==> flow/design.v <==
module neuron_intra_Nbits #(
    parameter N = 16,
    parameter N_INPUTS = 16,
    parameter LOG_N_INPUTS = 4  
) (
    input  wire                         clk,
    input  wire                         rst,
    input  wire                         en,
    input  wire signed [N*N_INPUTS-1:0] W,     
    input  wire signed [N*N_INPUTS-1:0] X_N,   
    output reg signed [         N-1:0] Out
);
  wire signed [2*N*N_INPUTS-1:0] prod;
  wire signed [         N-1:0] act_out;
  genvar i;
  generate
    for (i = 0; i < N_INPUTS; i = i + 1) begin : mults
      wire signed [N-1:0] Wi;
      wire signed [N-1:0] Xi;
      assign Wi = W[i*N+:N];
      assign Xi = X_N[i*N+:N];
      assign prod[i*2*N+:2*N] = Wi * Xi;
    end
  endgenerate
  genvar j, k;
  generate
    for (j = 0; j < LOG_N_INPUTS; j = j + 1) begin : ADDER_TREE
      wire signed [2*N*(N_INPUTS >> (j+1))-1:0] sum_stage;
      if(j == 0) begin
        for (k = 0; k < (N_INPUTS >> (j+1)); k = k + 1) begin : STAGE0
          assign sum_stage[2*k*N+:2*N] = prod[2*k*2*N+:2*N] + prod[(2*k+1)*2*N+:2*N];
        end
      end else begin
        for (k = 0; k < (N_INPUTS >> (j+1)); k = k + 1) begin : STAGEJ
          assign sum_stage[2*k*N+:2*N] = ADDER_TREE[j-1].sum_stage[2*k*2*N+:2*N] + ADDER_TREE[j-1].sum_stage[(2*k+1)*2*N+:2*N];
        end
      end
    end
    wire signed [2*N-1:0] sum_all;
    assign sum_all = ADDER_TREE[LOG_N_INPUTS-1].sum_stage;
  endgenerate
  reg signed [2*N-1:0] acc;
  always @(posedge clk or posedge rst) begin
    if (rst) begin
		acc <= 0;
		Out <= 0;
	 end
    else if (en) begin
		acc <= sum_all;
		Out <= act_out;
	 end
  end
  localparam signed [N-1:0] MAX_VAL = {1'b0, {(N-1){1'b1}}};  
  assign act_out = (acc < 0) ? 0 : (acc > MAX_VAL) ? MAX_VAL : acc;
endmodule
# --- Tool chain data of neuron_intra_Nbits ---
# Each step is given for the RTL above and for the edited RTL.
# "orig" refers to lines of the RTL above, "edited" to lines of the edited file.
# "diff" is "edited" less "orig", of the values as shown; "change_rel_pct" is that difference over "orig", in percent.
# Operators: Yosys type, input widths -> output width; for muxes data width and select width s.
# Library cell names are shortened.
setup:
  design: "neuron_intra_Nbits"
  clock: "clk"
  library: "sky130hd"
  corner: "tt_025C_1v80"

# --- The edit ---
# The edit as a unified diff against the file above.
# A script made this edit. It changes what the design does and was not meant as an optimisation.
# begin of diff
@@ -2,5 +2,5 @@
     parameter N = 16,
     parameter N_INPUTS = 16,
-    parameter LOG_N_INPUTS = 4  
+    parameter LOG_N_INPUTS = 3  
 ) (
     input  wire                         clk,
# end of diff

# --- Word level ---
# Source: Yosys, flattened and elaborated, memories not mapped. Widths are those after wreduce; folded enables and synchronous resets count as part of the registers. Registers that Yosys merges into a memory's read port (data or address) are not register bits. Print and check cells do not count. Equal cells are merged and count once.
word_totals:
  columns: ["element", "orig", "edited", "diff", "change_rel_pct"]
  rows:
  - ["ramBits", 0, 0, 0, null]
  - ["memories", 0, 0, 0, null]
  - ["latchBits", 0, 0, 0, null]
  - ["clocked_rd_ports_x_width", 0, 0, 0, null]
  - ["romBits", 0, 0, 0, null]
  - ["out_inout_bits", 16, 16, 0, 0.00]
  - ["regBits", 48, 48, 0, 0.00]
classes:
  columns: ["element", "orig", "edited", "diff", "change_rel_pct"]
  rows:
  - ["n_addsub", 15, 7, -8, -53.33]
  - ["n_logic", 0, 0, 0, null]
  - ["muxes", 2, 2, 0, 0.00]
  - ["multipliers", 16, 8, -8, -50.00]
  - ["n_cmp", 2, 2, 0, 0.00]
  - ["div", 0, 0, 0, null]
  - ["n_shift", 0, 0, 0, null]
  - ["reduce_logical", 0, 0, 0, null]
  - ["equal", 0, 0, 0, null]
op_table:
  columns: ["op", "orig", "edited", "diff", "change_rel_pct"]
  rows:
  - ["$mul 16x16->32", 16, 8, -8, -50.00]
  - ["$add 32x32->32", 15, 7, -8, -53.33]
  - ["$mux 16", 2, 2, 0, 0.00]
  - ["$gt 32x16->1 const B", 1, 1, 0, 0.00]
  - ["$lt 32x1->1 const B", 1, 1, 0, 0.00]

# --- Longest topological paths ---
# Longest topological path by Yosys (ltp), each cell counted once; first at word level (registers and memories cut), then after technology mapping (sequential cells cut; the memories' decode and read muxes count).
depth:
  columns: ["element", "orig", "edited", "diff", "change_rel_pct"]
  rows:
  - ["word_depth", 5, 4, -1, -20.00]
  - ["abc_area", "0", "0", null, null]
  - ["mapped_depth", 40, 34, -6, -15.00]
  - ["ltp_nobuf", 39, 33, -6, -15.38]

# --- Synthesis result ---
# The flow's flattened synthesis, as Yosys stat reports it; memories are mapped. The netlist is that of the ABC_AREA named above (0 if unset); the other value can give another one.
types:
  columns: ["cell_type", "orig", "edited", "diff", "change_rel_pct"]
  rows:
  - ["fa_1", 5042, 2492, -2550, -50.58]
  - ["inv_1", 5257, 2723, -2534, -48.20]
  - ["nand2_1", 2113, 1008, -1105, -52.30]
  - ["and2_1", 1760, 943, -817, -46.42]
  - ["ha_1", 828, 453, -375, -45.29]
  - ["clkbuf_1", 509, 259, -250, -49.12]
  - ["xnor2_1", 207, 111, -96, -46.38]
  - ["nand2b_1", 162, 101, -61, -37.65]
  - ["nor2b_1", 73, 19, -54, -73.97]
  - ["xor2_1", 34, 19, -15, -44.12]
  - ["nor2_1", 48, 38, -10, -20.83]
  - ["buf_1", 13, 6, -7, -53.85]
  - ["o21ai_0", 19, 14, -5, -26.32]
  - ["a21oi_1", 23, 27, 4, 17.39]
  - ["nor3_1", 0, 4, 4, null]
  - ["o21ai_1", 5, 2, -3, -60.00]
  - ["o21bai_1", 1, 4, 3, 300.00]
  - ["o21ai_2", 0, 3, 3, null]
# Not every row of either side is listed.
synth_totals:
  columns: ["element", "orig", "edited", "diff", "change_rel_pct"]
  rows:
  - ["stdcells", 16236, 8373, -7863, -48.43]
  - ["mapped_area_um2", 157941.5, 80832.5, -77109.0, -48.82]
  - ["seqArea_um2", 1201.2, 1201.2, 0.0, 0.00]
  - ["ffs", 48, 48, 0, 0.00]

# --- Worst setup path after synthesis ---
# Source: OpenSTA report_checks on the synthesized netlist (no wires, ideal clock, input and output delay 20% of the period each), path of least setup slack; recovery checks are left aside. Register names are those of the netlist, which keeps one name where synthesis merged equal registers.
synth_timing:
  columns: ["element", "orig", "edited", "diff", "change_rel_pct"]
  rows:
  - ["path_kind", "input -> register", "input -> register", null, null]
  - ["start", "in W[63]", "in W[31]", null, null]
  - ["end", "reg acc[31]", "reg acc[23]", null, null]
  - ["path_slack_ps", 812, 2243, 1431, null]
  - ["period_ps", 13500, 13500, 0, 0.00]
  - ["input_delay_ps", 2700, 2700, 0, 0.00]
  - ["path_stages", 35, 27, -8, -22.86]
  - ["path_buffers", 1, 1, 0, 0.00]
  - ["arrival_time_ps", 12563, 11132, -1431, -11.39]
  - ["delay_ps", 9988, 8557, -1431, -14.33]
  - ["launch_ps", 2700, 2700, 0, 0.00]
  - ["synth_period_reached_ps", 12688, 11257, -1431, -11.28]
# "delay_ps" is the arrival time less input delay plus setup time.
# "path_stages" counts driving pins, that of a launching flip-flop among them; a cell with two outputs on the path counts twice.
# "synth_period_reached_ps" is the clock period less the worst setup slack; recovery checks do not enter. This is arithmetic on one report: input and output delays are still those of the set period (20% each).
# The rows between start and end are the longest chain of elaborated cells between them; the timing report does not say that the signal goes this way. Where chains are equally long, one stands for them.
# A line is the first line of the expression or statement that the cell stems from. Yosys adds cells for indexed reads and writes and turns some case tables into memories.
synth_between_orig:
  cell_sequence: "clkbuf_1 > nand2_1 > inv_1 > fa_1 > fa_1 > inv_1 > fa_1 > fa_1 > fa_1 > fa_1 > inv_1 > fa_1 > inv_1 > fa_1 > inv_1 > fa_1 > fa_1 > fa_1 > fa_1 > inv_1 > fa_1 > inv_1 > ha_1 > a21o_1 > a21o_1 > a21oi_1 > o21ai_0 > a211o_1 > a21oi_2 > o21ai_1 > a21oi_1 > o21ai_1 > a21oi_2 > xnor2_1 > mux2_2"
  elab_chain_cells: 5
  cone_cells: 5
  cone_lines: 3
  cone_classes: "4 x add/sub; 1 x mul"
synth_rtl_orig:
  columns: ["element", "line_no", "source"]
  rows:
  - ["start: declaration", 9, "input  wire signed [N*N_INPUTS-1:0] W,"]
  - ["$mul 16x16->32", 22, "assign prod[i*2*N+:2*N] = Wi * Xi;"]
  - ["$add 32x32->32", 31, "assign sum_stage[2*k*N+:2*N] = prod[2*k*2*N+:2*N] + prod[(2*k+1)*2*N+:2*N];"]
  - ["$add 32x32->32 (3 in a row)", 35, "assign sum_stage[2*k*N+:2*N] = ADDER_TREE[j-1].sum_stage[2*k*2*N+:2*N] + ADDER_TREE[j-1].sum_stage[(2*k+1)*2*N ..."]
  - ["end: assignment", 45, "acc <= 0;"]
  - ["end: assignment", 49, "acc <= sum_all;"]
  - ["end: declaration", 42, "reg signed [2*N-1:0] acc;"]
synth_between_edited:
  cell_sequence: "clkbuf_1 > nand2_1 > fa_1 > inv_1 > fa_1 > fa_1 > fa_1 > fa_1 > inv_1 > fa_1 > inv_1 > fa_1 > fa_1 > fa_1 > fa_1 > inv_1 > fa_1 > inv_1 > ha_1 > and3_1 > a311o_1 > o21ai_2 > o21ai_1 > a21o_1 > a21oi_2 > xnor2_1 > mux2_2"
  elab_chain_cells: 4
  cone_cells: 4
  cone_lines: 3
  cone_classes: "3 x add/sub; 1 x mul"
synth_rtl_edited:
  columns: ["element", "line_no", "source"]
  rows:
  - ["start: declaration", 9, "input  wire signed [N*N_INPUTS-1:0] W,"]
  - ["$mul 16x16->32", 22, "assign prod[i*2*N+:2*N] = Wi * Xi;"]
  - ["$add 32x32->32", 31, "assign sum_stage[2*k*N+:2*N] = prod[2*k*2*N+:2*N] + prod[(2*k+1)*2*N+:2*N];"]
  - ["$add 32x32->32 (2 in a row)", 35, "assign sum_stage[2*k*N+:2*N] = ADDER_TREE[j-1].sum_stage[2*k*2*N+:2*N] + ADDER_TREE[j-1].sum_stage[(2*k+1)*2*N ..."]
  - ["end: assignment", 45, "acc <= 0;"]
  - ["end: assignment", 49, "acc <= sum_all;"]
  - ["end: declaration", 42, "reg signed [2*N-1:0] acc;"]

# --- Worst path after layout ---
# From the final timing report of the runs of pair A: the path of least setup slack in the routed layout; clock arrival at registers is part of the times.
# The path's times are printed in steps of 10 ps; the period is the one set.
layout_timing:
  columns: ["element", "orig", "edited", "diff", "change_rel_pct"]
  rows:
  - ["path_kind", "input -> register", "input -> register", null, null]
  - ["start", "in W[111]", "in W[95]", null, null]
  - ["end", "reg acc[31]", "reg acc[31]", null, null]
  - ["input_delay_ps", 2660, 2660, 0, 0.00]
  - ["path_buffers", 2, 2, 0, 0.00]
  - ["period_ps", 13300, 13300, 0, 0.00]
  - ["path_slack_ps", 180, 870, 690, null]
  - ["path_stages", 36, 31, -5, -13.89]
  - ["arrival_time_ps", 13320, 12580, -740, -5.56]
  - ["launch_ps", 2660, 2660, 0, 0.00]
# The rows between start and end are the longest chain of elaborated cells between them; the timing report does not say that the signal goes this way. Where chains are equally long, one stands for them.
layout_between_orig:
  cell_sequence: "clkdlybuf4s50_1 > buf_4 > nand2_1 > fa_1 > fa_1 > inv_1 > fa_1 > fa_1 > inv_1 > fa_2 > fa_1 > inv_1 > fa_2 > inv_1 > fa_1 > inv_1 > fa_1 > fa_2 > fa_1 > fa_1 > inv_1 > fa_1 > inv_1 > ha_1 > a21o_1 > a21o_1 > a21oi_1 > o21ai_0 > a211o_1 > a21oi_2 > o21ai_1 > a21oi_2 > o21ai_1 > a21oi_2 > xnor2_1 > mux2_2"
  elab_chain_cells: 5
  cone_cells: 5
  cone_lines: 3
  cone_classes: "4 x add/sub; 1 x mul"
layout_rtl_orig:
  columns: ["element", "line_no", "source"]
  rows:
  - ["start: declaration", 9, "input  wire signed [N*N_INPUTS-1:0] W,"]
  - ["$mul 16x16->32", 22, "assign prod[i*2*N+:2*N] = Wi * Xi;"]
  - ["$add 32x32->32", 31, "assign sum_stage[2*k*N+:2*N] = prod[2*k*2*N+:2*N] + prod[(2*k+1)*2*N+:2*N];"]
  - ["$add 32x32->32 (3 in a row)", 35, "assign sum_stage[2*k*N+:2*N] = ADDER_TREE[j-1].sum_stage[2*k*2*N+:2*N] + ADDER_TREE[j-1].sum_stage[(2*k+1)*2*N ..."]
  - ["end: assignment", 45, "acc <= 0;"]
  - ["end: assignment", 49, "acc <= sum_all;"]
  - ["end: declaration", 42, "reg signed [2*N-1:0] acc;"]
layout_between_edited:
  cell_sequence: "clkdlybuf4s50_1 > nand2_1 > fa_1 > inv_1 > fa_1 > inv_1 > fa_1 > inv_1 > fa_1 > inv_1 > fa_1 > inv_1 > fa_1 > fa_1 > fa_1 > fa_1 > fa_1 > inv_1 > fa_1 > inv_1 > ha_1 > o21a_1 > a21oi_1 > nand2_1 > nor3_2 > o31ai_1 > a31oi_1 > o21ai_1 > xnor2_1 > buf_4 > a21oi_1"
  elab_chain_cells: 4
  cone_cells: 4
  cone_lines: 3
  cone_classes: "3 x add/sub; 1 x mul"
layout_rtl_edited:
  columns: ["element", "line_no", "source"]
  rows:
  - ["start: declaration", 9, "input  wire signed [N*N_INPUTS-1:0] W,"]
  - ["$mul 16x16->32", 22, "assign prod[i*2*N+:2*N] = Wi * Xi;"]
  - ["$add 32x32->32", 31, "assign sum_stage[2*k*N+:2*N] = prod[2*k*2*N+:2*N] + prod[(2*k+1)*2*N+:2*N];"]
  - ["$add 32x32->32 (2 in a row)", 35, "assign sum_stage[2*k*N+:2*N] = ADDER_TREE[j-1].sum_stage[2*k*2*N+:2*N] + ADDER_TREE[j-1].sum_stage[(2*k+1)*2*N ..."]
  - ["end: assignment", 45, "acc <= 0;"]
  - ["end: assignment", 49, "acc <= sum_all;"]
  - ["end: declaration", 42, "reg signed [2*N-1:0] acc;"]

# --- Measured runs ---
# Both versions went through the flow (Yosys, OpenROAD) with the same settings in each pair. Constraints: input delay and output delay 20% of the set period each, output load 0.01 pF.
flow_settings_pair_A:
  CORE_UTILIZATION: 40
  period_ns: 13.3
  CAP_MARGIN: 20
  CORE_MARGIN: 2
  SLEW_MARGIN: 20
measured_pair_A:
  columns: ["element", "orig", "edited", "diff", "change_rel_pct"]
  rows:
  - ["final_die_area_um2", 399898.0, 205694.0, -194204.0, -48.56]
  - ["finalCellArea_um2", 178641.0, 87121.1, -91519.9, -51.23]
  - ["timing.achieved_period_ps", 13121, 12428, -693, -5.28]
  - ["timing.setup.ws_ps", 179, 872, 693, null]
  - ["fin_hold_ws_ps", 500, 485, -15, null]
  - ["setup_tns_ps", 0, 0, 0, null]
  - ["post_route_util_pct", 45.5, 43.2, -2.3, null]
  - ["synthArea_um2", 157941.5, 80832.5, -77109.0, -48.82]
flow_settings_pair_B:
  CORE_ASPECT_RATIO: 1.24
  CORE_MARGIN: 5
  CORE_UTILIZATION: 48
  CTS_CLUSTER_SIZE: 48
  GPL_ROUTABILITY_DRIVEN: 0
  GPL_TIMING_DRIVEN: 1
  SETUP_SLACK_MARGIN: -0.33
  SLEW_MARGIN: 15
  TNS_END_PERCENT: 85
  period_ns: 21.1
  CAP_MARGIN: 20
measured_pair_B:
  columns: ["element", "orig", "edited", "diff", "change_rel_pct"]
  rows:
  - ["final_die_area_um2", 340683.0, 176756.0, -163927.0, -48.12]
  - ["finalCellArea_um2", 167280.0, 85772.3, -81507.7, -48.73]
  - ["timing.achieved_period_ps", 15510, 14905, -605, -3.90]
  - ["timing.setup.ws_ps", 5590, 6195, 605, null]
  - ["fin_hold_ws_ps", 498, 485, -13, null]
  - ["setup_tns_ps", 0, 0, 0, null]
  - ["post_route_util_pct", 51.1, 51.2, 0.1, null]
  - ["synthArea_um2", 157941.5, 80832.5, -77109.0, -48.82]
# "timing.achieved_period_ps" is the run's clock period less its worst setup slack. It is reckoned from that one timing run; input and output delays stay at 20% of the period that was set.
